==> flow/design.v <==
module SNN(
	clk,
	rst_n,
	in_valid,
	img,
	ker,
	weight,
	out_valid,
	out_data
);
input clk;
input rst_n;
input in_valid;
input [7:0] img;
input [7:0] ker;
input [7:0] weight;
output reg out_valid;
output reg [9:0] out_data;
genvar x, y;
reg [6:0] count_in;
wire [2:0] count_in_x;
wire [1:0] count_in_y;
wire [2:0] count_row;
reg [7:0] image[2:0][5:0];
reg [7:0] kernel[8:0];
reg [7:0] fc_weight[3:0];
reg conv_in_valid;
wire conv_out_valid;
reg [63:0] next_conv_in;
reg [71:0] conv_in;
wire [19:0] conv_out;
wire [7:0] conv_quantize_out;
wire conv_quantize_out_valid;
wire [7:0] max_pool_out;
wire max_pool_out_valid;
wire [16:0] fc_out_1;
wire [16:0] fc_out_2;
wire fc_out_valid;
wire [7:0] fc_quantization_out_1;
wire [7:0] fc_quantization_out_2;
wire fc_quantization_out_valid;
wire [9:0] l1_out;
wire l1_out_valid;
assign count_in_x = count_in % 'd6;
assign count_in_y = (count_in / 'd6) % 'd3;
assign count_row = (count_in / 'd6) % 'd6;
always@(posedge clk or negedge rst_n) begin
	if(!rst_n)
		count_in <= 0;
	else if(in_valid)
		count_in <= count_in + 1;
	else
		count_in <= 0;
end
generate
for(x=0;x<6;x=x+1) begin
	for(y=0;y<3;y=y+1) begin
		always@(posedge clk) begin
			if(x == count_in_x && count_in_y == y)
				image[y][x] <= img;
			else
				image[y][x] <= image[y][x];
		end
	end
end
for(x=0;x<9;x=x+1) begin
	always@(posedge clk) begin
		if(x == count_in)
			kernel[x] <= ker;
		else
			kernel[x] <= kernel[x];
	end
end
for(x=0;x<4;x=x+1) begin
	always@(posedge clk) begin
		if(in_valid && x == count_in)
			fc_weight[x] <= weight;
		else
			fc_weight[x] <= fc_weight[x];
	end
end
endgenerate
wire [23:0] row1;
wire [23:0] row2;
wire [23:0] row3;
assign row1 = {image[0][count_in_x],image[0][count_in_x-1],image[0][count_in_x-2]};
assign row2 = {image[1][count_in_x],image[1][count_in_x-1],image[1][count_in_x-2]};
assign row3 = {image[2][count_in_x],image[2][count_in_x-1],image[2][count_in_x-2]};
always@(*) begin
	case(count_in_y)
	'd2: next_conv_in = {row3[15:0],row2,row1};
	'd0: next_conv_in = {row1[15:0],row3,row2};
	'd1: next_conv_in = {row2[15:0],row1,row3};
	default: next_conv_in = 0;
	endcase
end
always@(*) begin
	if(count_row > 1 && count_in_x > 1)
		conv_in = {img,next_conv_in};
	else
		conv_in = 0;
end
always@(*) begin
	conv_in_valid = count_row > 1 && count_in_x > 1;
end
conv c1(
	.rst_n(rst_n),
	.clk(clk),
	.clk_valid(clk),
	.in_valid(conv_in_valid),
	.kernel({kernel[8],kernel[7],kernel[6],kernel[5],kernel[4],kernel[3],kernel[2],kernel[1],kernel[0]}),
	.image(conv_in),
	.out_valid(conv_out_valid),
	.out(conv_out)
);
quatization_1 q1(
	.rst_n(rst_n),
	.clk(clk),
	.in_valid(conv_out_valid),
	.in(conv_out),
	.out(conv_quantize_out),
	.out_valid(conv_quantize_out_valid)
);
max_pool m1(
	.rst_n(rst_n),
	.clk(clk),
	.in_valid(conv_quantize_out_valid),
	.in(conv_quantize_out),
	.out(max_pool_out),
	.out_valid(max_pool_out_valid)
);
fully_connect fc1(
	.rst_n(rst_n),
	.clk(clk),
	.in_valid(max_pool_out_valid),
	.in(max_pool_out),
	.weight({fc_weight[3],fc_weight[2],fc_weight[1],fc_weight[0]}),
	.out_1(fc_out_1),
	.out_2(fc_out_2),
	.out_valid(fc_out_valid)
);
quatization_2 q2(
	.rst_n(rst_n),
	.clk(clk),
	.in_valid(fc_out_valid),
	.in_1(fc_out_1),
	.in_2(fc_out_2),
	.out_1(fc_quantization_out_1),
	.out_2(fc_quantization_out_2),
	.out_valid(fc_quantization_out_valid)
);
L1_distance l1(
	.rst_n(rst_n),
	.clk(clk),
	.in_valid(fc_quantization_out_valid),
	.in_1(fc_quantization_out_1),
	.in_2(fc_quantization_out_2),
	.out(l1_out),
	.out_valid(l1_out_valid)
);
always@(posedge clk or negedge rst_n) begin
	if(!rst_n) begin
		out_data <= 0;
	end
	else if(l1_out_valid)
		out_data <= l1_out;
	else
		out_data <= 0;
end
always@(posedge clk or negedge rst_n) begin
	if(!rst_n) begin
		out_valid <= 0;
	end
	else
		out_valid <= l1_out_valid;
end
endmodule
module conv(
	input rst_n,
	input clk,
	input clk_valid,
	input in_valid,
	input [71:0] kernel,
	input [71:0] image,
	output reg out_valid,
	output reg [19:0] out
);
wire [15:0] mult_out[8:0];
genvar gen_conv;
generate
for(gen_conv=0;gen_conv<9;gen_conv=gen_conv+1)
	assign mult_out[gen_conv] = kernel[(gen_conv*8)+7:(gen_conv*8)] * image[(gen_conv*8)+7:(gen_conv*8)];
endgenerate
wire [19:0] next_out;
assign next_out = ( (mult_out[0] + mult_out[1]) + (mult_out[2] + mult_out[3]) ) + ( (mult_out[4] + mult_out[5]) + (mult_out[6] + mult_out[7]) + mult_out[8]);
always@(posedge clk) begin
	if(in_valid)
		out <= next_out;
	else
		out <= out;
end
always@(posedge clk_valid or negedge rst_n) begin
	if(!rst_n)
		out_valid <= 0;
	else
		out_valid <= in_valid;
end
endmodule
module quatization_1(
	input rst_n,
	input clk,
	input in_valid,
	input [19:0] in,
	output reg [7:0] out,
	output reg out_valid
);
wire [7:0] next_out;
assign next_out = in / 'd2295;
always@(*) begin
	out = next_out;
end
always@(*) begin
	out_valid = in_valid;
end
endmodule
module max_pool(
	input rst_n,
	input clk,
	input in_valid,
	input [7:0] in,
	output reg [7:0] out,
	output reg out_valid
);
reg [2:0] count_in;
reg [7:0] temp1;
reg [7:0] temp2;
wire [7:0] next_temp;
reg [7:0] cmp_in;
always@(posedge clk or negedge rst_n) begin
	if(!rst_n)
		count_in <= 0;
	else if(in_valid)
		count_in <= count_in + 1;
	else
		count_in <= count_in;
end
always@(posedge clk) begin
	if(in_valid && count_in == 0)
		temp1 <= in;
	else if(in_valid && (count_in == 'd1 || count_in == 'd4))
		temp1 <= next_temp;
	else
		temp1 <= temp1;
end
always@(posedge clk) begin
	if(in_valid && count_in == 'd2)
		temp2 <= in;
	else if(in_valid && (count_in == 'd3 || count_in == 'd6))
		temp2 <= next_temp;
	else
		temp2 <= temp2;
end
always@(*) begin
	case(count_in)
	'd1,'d4,'d5: cmp_in = temp1;
	'd3,'d6,'d7: cmp_in = temp2;
	default: cmp_in = temp1;
	endcase
end
assign next_temp = (cmp_in > in) ? cmp_in : in;
always@(posedge clk) begin
	if(count_in == 'd5 || count_in == 'd7)
		out <= next_temp;
	else
		out <= out;
end
always@(posedge clk or negedge rst_n) begin
	if(!rst_n)
		out_valid <= 0;
	else
		out_valid <= (count_in == 'd5 || count_in == 'd7) && in_valid;
end
endmodule
module fully_connect(
	input rst_n,
	input clk,
	input in_valid,
	input [7:0] in,
	input [31:0] weight,
	output reg [16:0] out_1,
	output reg [16:0] out_2,
	output reg out_valid
);
reg count_in;
wire [15:0] mul_out_1;
wire [15:0] mul_out_2;
reg [7:0] mul_in_1;
reg [7:0] mul_in_2;
reg [15:0] temp1;
reg [15:0] temp2;
always@(posedge clk or negedge rst_n) begin
	if(!rst_n)
		count_in <= 0;
	else if(in_valid)
		count_in <= ~count_in;
	else
		count_in <= count_in;
end
always@(*) begin
	case(count_in)
	'd0: mul_in_1 = weight[7:0];
	'd1: mul_in_1 = weight[23:16];
	endcase
end
always@(*) begin
	case(count_in)
	'd0: mul_in_2 = weight[15:8];
	'd1: mul_in_2 = weight[31:24];
	endcase
end
assign mul_out_1 = mul_in_1 * in;
assign mul_out_2 = mul_in_2 * in;
always@(posedge clk) begin
	if(in_valid)
		temp1 <= mul_out_1;
	else
		temp1 <= temp1;
end
always@(posedge clk) begin
	if(in_valid)
		temp2 <= mul_out_2;
	else
		temp2 <= temp2;
end
always@(*) begin
	if(in_valid && count_in)
		out_1 = mul_out_1 + temp1;
	else
		out_1 = 0;
end
always@(*) begin
	if(in_valid && count_in)
		out_2 = mul_out_2 + temp2;
	else
		out_2 = 0;
end
always@(*) begin
	out_valid = in_valid && count_in;
end
endmodule
module quatization_2(
	input rst_n,
	input clk,
	input in_valid,
	input [16:0] in_1,
	input [16:0] in_2,
	output reg [7:0] out_1,
	output reg [7:0] out_2,
	output reg out_valid
);
always@(*) begin
	out_1 = in_1 / 'd510;
end
always@(*) begin
	out_2 = in_2 / 'd510;
end
always@(*) begin
	out_valid = in_valid;
end
endmodule
module L1_distance(
	input rst_n,
	input clk,
	input in_valid,
	input [7:0] in_1,
	input [7:0] in_2,
	output reg [9:0] out,
	output reg out_valid
);
reg [1:0] count_in;
reg [7:0] temp [3:0];
wire [7:0] next_temp[3:0];
always@(posedge clk or negedge rst_n) begin
	if(!rst_n)
		count_in <= 0;
	else if(in_valid)
		count_in <= count_in + 1;
	else
		count_in <= count_in;
end
always@(posedge clk) begin
	if(in_valid && count_in == 0) begin
		temp[0] <= in_1;
		temp[1] <= in_2;
	end
	else if(in_valid && count_in == 'd1) begin
		temp[2] <= in_1;
		temp[3] <= in_2;
	end
	else begin
		temp[0] <= temp[0];
		temp[1] <= temp[1];
		temp[2] <= temp[2];
		temp[3] <= temp[3];
	end
end
reg [7:0] adder_in_1;
reg [7:0] adder_in_2;
reg [7:0] adder_in_3;
reg [7:0] adder_in_4;
always@(*) begin
	if(count_in == 'd2) begin
		adder_in_1 = (temp[0] > in_1) ? temp[0] - in_1 : in_1 - temp[0];
		adder_in_2 = (temp[1] > in_2) ? temp[1] - in_2 : in_2 - temp[1];
	end
	else begin
		adder_in_1 = 0;
		adder_in_2 = 0;
	end
end
always@(*) begin
	if(count_in == 'd3) begin
		adder_in_3 = (temp[2] > in_1) ? temp[2] - in_1 : in_1 - temp[2];
		adder_in_4 = (temp[3] > in_2) ? temp[3] - in_2 : in_2 - temp[3];
	end
	else begin
		adder_in_3 = 0;
		adder_in_4 = 0;
	end
end
wire [7:0] real_adder_in_1;
wire [7:0] real_adder_in_2;
assign real_adder_in_1 = (count_in == 'd3) ? adder_in_3 : adder_in_1;
assign real_adder_in_2 = (count_in == 'd3) ? adder_in_4 : adder_in_2;
wire [8:0] adder_out;
assign adder_out = real_adder_in_1 + real_adder_in_2;
reg [8:0] temp_out;
always@(posedge clk) begin
	if(count_in == 'd2)
		temp_out <= adder_out;
	else
		temp_out <= temp_out;
end
wire [9:0] sum;
wire [9:0] next_out;
assign sum = adder_out + temp_out;
assign next_out = (sum > 'd15) ? sum : 0;
always@(*) begin
	out = next_out;
end
always@(*) begin
	out_valid = count_in == 'd3 && in_valid;
end
endmodule
# Tool chain data of SNN
# The steps from the RTL of SNN to its reports follow in flow order.
# Lines are those of the file above, counted from 1.
# Library cell names are shortened.
setup:
  design: "SNN"
  clk_port: "clk"
  cell_library: "sky130hd"
  corner: "tt_025C_1v80"

# After elaboration
# Counts by Yosys on the flattened word-level netlist (proc, flatten, opt, wreduce). Print and check cells are left out.
op_classes:
  n_addsub: 34
  multipliers: 11
  div_mod_pow: 7
  compare: 8
  eq_ne: 178
  shifts: 0
  n_mux: 32
  bitwise: 2
  reduce_and_logical: 53
ops:
  columns: ["op", "n"]
  rows:
  - ["multiplier 8 x 8 -> 16 bit", 11]
  - ["case mux 8 bit (select 18 bit)", 9]
  - ["divider 17 x 9 -> 32 bit (second input constant)", 2]
  - ["divider 20 x 12 -> 32 bit (second input constant)", 1]
  - ["equality test 5 x 4 -> 1 bit (second input constant)", 72]
  - ["case mux 64 bit (select 3 bit)", 1]
  - ["equality test 5 x 3 -> 1 bit (second input constant)", 36]
  - ["2-to-1 mux 8 bit", 14]
  - ["adder 16 x 16 -> 17 bit", 6]
  - ["modulo 32 x 3 -> 32 bit (second input constant)", 1]
  - ["divider 7 x 3 -> 32 bit (second input constant)", 1]
  - ["modulo 7 x 3 -> 32 bit (second input constant)", 1]
  - ["equality test 5 x 2 -> 1 bit (second input constant)", 18]
  - ["equality test 5 bit (second input constant)", 18]
  - ["2-to-1 mux 72 bit", 1]
  - ["modulo 32 x 2 -> 32 bit (second input constant)", 1]
  - ["subtractor 8 bit", 8]
  - ["adder 20 bit", 3]
  - ["equality test 5 x 1 -> 1 bit (second input constant)", 9]
  - ["zero test 5 bit", 9]
  - ["> comparator 8 bit", 5]
  - ["2-to-1 mux 17 bit", 2]
  - ["logical AND 1 bit", 32]
  - ["case mux 8 bit (select 2 bit)", 2]
  - ["equality test 3 x 7 -> 1 bit (first input constant)", 4]
  - ["adder 20 x 16 -> 20 bit", 1]
  - ["2-to-1 mux 10 bit", 2]
  - ["adder 3 x 5 -> 5 bit (first input constant)", 3]
# Other operator kinds: 32; their cells: 52.
word_totals:
  reg_bits: 391
  latch_bits: 0
  ram_bits: 0
  romBits: 0
  clocked_rd_ports_x_width: 0
  mem_count: 0
  inputBits: 27
  elab_cells: 375

# Logic depth
# Longest topological path by Yosys (ltp), each cell counted once; first at word level (registers and memories cut), then after technology mapping (sequential cells cut; the memories' decode and read muxes count).
logic_depth:
  ltp_word: 15
  abc_area: 0
  ltp_mapped: 79
  depth_no_buf: 76

# Synthesis result
# Yosys stat after the flow's synthesis: flattened, memories mapped to cells. It holds for the ABC_AREA given above (unset counts as 0); a run with the other value may have another netlist.
by_type:
  columns: ["type", "n", "area_total_um2"]
  rows:
  - ["fa_1", 570, 1.14E+04]
  - ["edfxtp_1", 365, 1.1E+04]
  - ["ha_1", 527, 6.59E+03]
  - ["inv_1", 905, 3.4E+03]
  - ["nand2_1", 571, 2.14E+03]
  - ["a21oi_1", 286, 1.43E+03]
  - ["and2_1", 228, 1.43E+03]
  - ["xnor2_1", 160, 1.4E+03]
  - ["a22oi_1", 182, 1366.31]
  - ["nor2_1", 351, 1.32E+03]
  - ["o21ai_0", 213, 1.07E+03]
  - ["nor2b_1", 152, 950.912]
  - ["and3_1", 149, 932.144]
  - ["a222oi_1", 84, 840.806]
  - ["clkbuf_1", 188, 705.677]
  - ["dfrtp_1", 26, 650.624]
  - ["mux2i_1", 65, 650.624]
  - ["o21bai_1", 83, 623.098]
# Not listed: further types 108, cells in them 1257.
mapped:
  stdcells: 6362
  synth_area_um2: 57173.6
  flip_flops: 391
  n_buf: 250
# By module: a second synthesis without flattening, with its own total; a netlist apart from the flattened one above.
unflattened:
  cells_unflattened: 6526
  area_unflattened_um2: 60402.9
# Each row is one instance without its submodules.
by_module:
  columns: ["module", "n_inst", "cells", "area_um2", "mod_seq_area_um2"]
  rows:
  - ["conv", 1, 2168, 21015.2, 625.6]
  - ["SNN", 1, 1854, 18492.7, 7897.6]
  - ["fully_connect", 1, 767, 6990.5, 985.9]
  - ["L1_distance", 1, 502, 4753.3, 1281.2]
  - ["quatization_1", 1, 558, 3907.5, 0.0]
  - ["quatization_2", 1, 564, 3632.2, 0.0]
  - ["max_pool", 1, 113, 1611.5, 820.8]

# Timing after synthesis
# Path of least setup slack by OpenSTA after synthesis, without wires, with an ideal clock, recovery checks aside; 20% of the period is set as input and as output delay. Where synthesis merged equal registers, the netlist keeps one of their names.
synth_path:
  path_type: "register to register"
  from: "register fc1.count_in"
  to: "register out_data[2]"
  clock_period_ns: 17.0
  setup_time_ns: 0.123
  t_arrival_ns: 16.927
  required_time_ns: 16.877
  setup_slack_ns: -0.050
  path_delay_ns: 17.050
  path_stages: 73
  path_buffers: 4
  period_less_setup_slack_ns: 17.05
# "path_delay_ns" is the arrival time less input delay plus setup time.
# "path_stages" counts driving pins, that of a launching flip-flop among them; a cell with two outputs on the path counts twice.
# "period_less_setup_slack_ns" = period - worst setup slack (recovery checks aside). The figure is calculated, with input and output delays left at 20% of the set period.
# A register here has more assigning lines than the two given.
synth_between:
  cell_sequence: "dfrtp_1 > clkbuf_1 > clkbuf_1 > mux2i_1 > nand2b_1 > fa_1 > fa_1 > inv_1 > fa_1 > inv_1 > fa_1 > inv_1 > ha_1 > a21oi_1 > o21bai_1 > a21oi_1 > xnor2_1 > ha_1 > [37 not listed] > clkbuf_1 > mux2_2 > o22ai_1 > ha_1 > a21o_1 > a21oi_1 > o21bai_1 > a21oi_1 > xnor2_1 > ha_1 > inv_1 > o21bai_1 > a21oi_1 > nor2_1 > nor2_1 > xor2_1 > a41o_1 > nor3_1"
synth_lines:
  columns: ["element", "line", "source"]
  rows:
  - ["from (decl)", 294, "reg count_in;"]
  - ["from (assign)", 305, "count_in <= ~count_in;"]
  - ["from (assign)", 307, "count_in <= count_in;"]
  - ["to (assign)", 163, "out_data <= 0;"]
  - ["to (assign)", 166, "out_data <= l1_out;"]
  - ["to (decl)", 18, "output reg [9:0] out_data;"]
# No chain of elaborated cells between the ends is given.
# Some nets on the timed path still bear RTL names; the line given drives or declares the net.
synth_named_nets:
  columns: ["net", "line", "source"]
  rows:
  - ["fc1.mul_out_1[10]", 321, "assign mul_out_1 = mul_in_1 * in;"]
  - ["fc_quantization_out_1[1]", 362, "out_1 = in_1 / 'd510;"]
  - ["fc_quantization_out_1[0]", 362, null]
  - ["l1.adder_out[5]", 436, "assign adder_out = real_adder_in_1 + real_adder_in_2;"]

# Path in the finished layout
# From the final timing report of run A: the path of least setup slack in the routed layout; clock arrival at registers is part of the times.
layout_path:
  path_type: "register to register"
  from: "register fc1.count_in"
  to: "register out_data[3]"
  clock_period_ns: 9.59
  setup_time_ns: 0.07
  t_arrival_ns: 16.21
  required_time_ns: 10.24
  setup_slack_ns: -5.97
  path_stages: 79
  path_buffers: 10
# Between the ends stands the longest chain of elaborated cells between them, by number of cells; it is not shown to be the way that was timed. Of several equally long chains one is given.
# A line is the first line of the expression or statement that the cell stems from. Yosys adds cells for indexed reads and writes and turns some case tables into memories.
# A register here has more assigning lines than the two given.
layout_between:
  cell_sequence: "dfrtp_2 > buf_12 > buf_12 > mux2i_4 > nand2b_1 > fa_1 > fa_1 > inv_2 > fa_1 > inv_1 > fa_1 > inv_2 > ha_4 > inv_1 > o21bai_1 > a21oi_2 > xnor2_2 > ha_1 > [43 not listed] > a221o_1 > a221o_1 > a221oi_2 > o21ai_2 > nand2_1 > nand2_1 > a221oi_2 > xor2_1 > o22ai_1 > ha_1 > xnor2_2 > ha_1 > inv_2 > buf_6 > o21bai_1 > a21oi_2 > a41o_1 > nor2_1"
  elab_chain_cells: 15
layout_lines:
  columns: ["element", "line", "source"]
  rows:
  - ["from (decl)", 294, "reg count_in;"]
  - ["from (assign)", 305, "count_in <= ~count_in;"]
  - ["from (assign)", 307, "count_in <= count_in;"]
  - ["inverter 1 bit", 310, "case(count_in)"]
  - ["case mux 8 bit (select 2 bit)", 310, null]
  - ["multiplier 8 x 8 -> 16 bit", 321, "assign mul_out_1 = mul_in_1 * in;"]
  - ["adder 16 x 16 -> 17 bit", 337, "out_1 = mul_out_1 + temp1;"]
  - ["2-to-1 mux 17 bit", 336, "if(in_valid && count_in)"]
  - ["divider 17 x 9 -> 32 bit", 362, "out_1 = in_1 / 'd510;"]
  - ["subtractor 8 bit", 413, "adder_in_1 = (temp[0] > in_1) ? temp[0] - in_1 : in_1 - temp[0];"]
  - ["2-to-1 mux 8 bit", 413, null]
  - ["2-to-1 mux 8 bit", 412, "if(count_in == 'd2) begin"]
  - ["2-to-1 mux 8 bit", 433, "assign real_adder_in_1 = (count_in == 'd3) ? adder_in_3 : adder_in_1;"]
  - ["adder 8 x 8 -> 9 bit", 436, "assign adder_out = real_adder_in_1 + real_adder_in_2;"]
  - ["adder 9 x 9 -> 10 bit", 446, "assign sum = adder_out + temp_out;"]
  - ["> comparator 10 x 4 -> 1 bit", 447, "assign next_out = (sum > 'd15) ? sum : 0;"]
  - ["2-to-1 mux 10 bit", 447, null]
  - ["2-to-1 mux 10 bit", 165, "else if(l1_out_valid)"]
  - ["to (assign)", 163, "out_data <= 0;"]
  - ["to (assign)", 166, "out_data <= l1_out;"]
  - ["to (decl)", 18, "output reg [9:0] out_data;"]
# Some nets on the timed path still bear RTL names; the line given drives or declares the net.
layout_named_nets:
  columns: ["net", "line"]
  rows:
  - ["fc1.mul_out_1[9]", 321]
  - ["fc_quantization_out_1[0]", 362]
  - ["l1.adder_out[7]", 436]

# 3 stored runs of SNN in the flow (synthesis by Yosys, layout by OpenROAD, sky130hd cells), in arbitrary order. Constraints: input delay and output delay 20% of the set period each, output load 0.01 pF.
# "achievedPeriod_ns" = clock period - worst setup slack. The figure is calculated, with input and output delays left at 20% of the set period.
# "worst_path_allowed_less_slack_ns" is the time allowed to the run's worst setup path (the clock period less input and output delay, where it has them) less its slack. Clock arrival times count: a late capture clock shortens it, a late launch clock lengthens it.
runs:
  - name: "run A"
    settings:
      CAP_MARGIN: 5
      CELL_PAD_IN_SITES_DETAIL_PLACEMENT: 2
      CORE_ASPECT_RATIO: 0.81
      CORE_MARGIN: 4
      CORE_UTILIZATION: 18
      CTS_CLUSTER_SIZE: 12
      GPL_ROUTABILITY_DRIVEN: 0
      PLACE_DENSITY_LB_ADDON: 0.09
      TNS_END_PERCENT: 45
      period_ns: 9.59
      SLEW_MARGIN: 20
    results:
      synthArea_um2: 57173.6
      die_area_um2: 326764.0
      cell_area_final_um2: 85563.3
      fin_util_pct: 27.2
      timing.setup.ws_ns: -5.975
      total_negative_slack_ns: -205.328
      hold_worst_slack_ns: 0.558
      achievedPeriod_ns: 15.565
      worst_path_allowed_less_slack_ns: 15.56
      worstPathKind: "register to register"
  - name: "run B"
    settings:
      CAP_MARGIN: 30
      CELL_PAD_IN_SITES_GLOBAL_PLACEMENT: 0
      CORE_MARGIN: 5
      CORE_UTILIZATION: 20
      MAX_ROUTING_LAYER: "met4"
      MIN_ROUTING_LAYER: "met1"
      SETUP_SLACK_MARGIN: 3.81
      period_ns: 14.2
      SLEW_MARGIN: 20
    results:
      synthArea_um2: 57173.6
      die_area_um2: 296660.0
      cell_area_final_um2: 77712.0
      fin_util_pct: 27.3
      timing.setup.ws_ns: -0.974
      total_negative_slack_ns: -7.996
      hold_worst_slack_ns: 0.548
      achievedPeriod_ns: 15.174
      worst_path_allowed_less_slack_ns: 15.17
      worstPathKind: "register to register"
  - name: "run C"
    settings:
      ABC_AREA: 1
      CAP_MARGIN: 35
      CELL_PAD_IN_SITES_DETAIL_PLACEMENT: 0
      CELL_PAD_IN_SITES_GLOBAL_PLACEMENT: 3
      CORE_ASPECT_RATIO: 0.72
      CORE_MARGIN: 8
      CORE_UTILIZATION: 37
      CTS_CLUSTER_DIAMETER: 395
      CTS_CLUSTER_SIZE: 41
      GPL_TIMING_DRIVEN: 1
      HOLD_SLACK_MARGIN: 0.06
      MAX_ROUTING_LAYER: "met4"
      PLACE_DENSITY: 0.72
      period_ns: 11.7
      SLEW_MARGIN: 20
    results:
      synthArea_um2: 56221.4
      die_area_um2: 164846.0
      cell_area_final_um2: 77555.6
      fin_util_pct: 51.3
      timing.setup.ws_ns: -3.145
      total_negative_slack_ns: -74.037
      hold_worst_slack_ns: 0.575
      achievedPeriod_ns: 14.845
      worst_path_allowed_less_slack_ns: 14.85
      worstPathKind: "register to register"
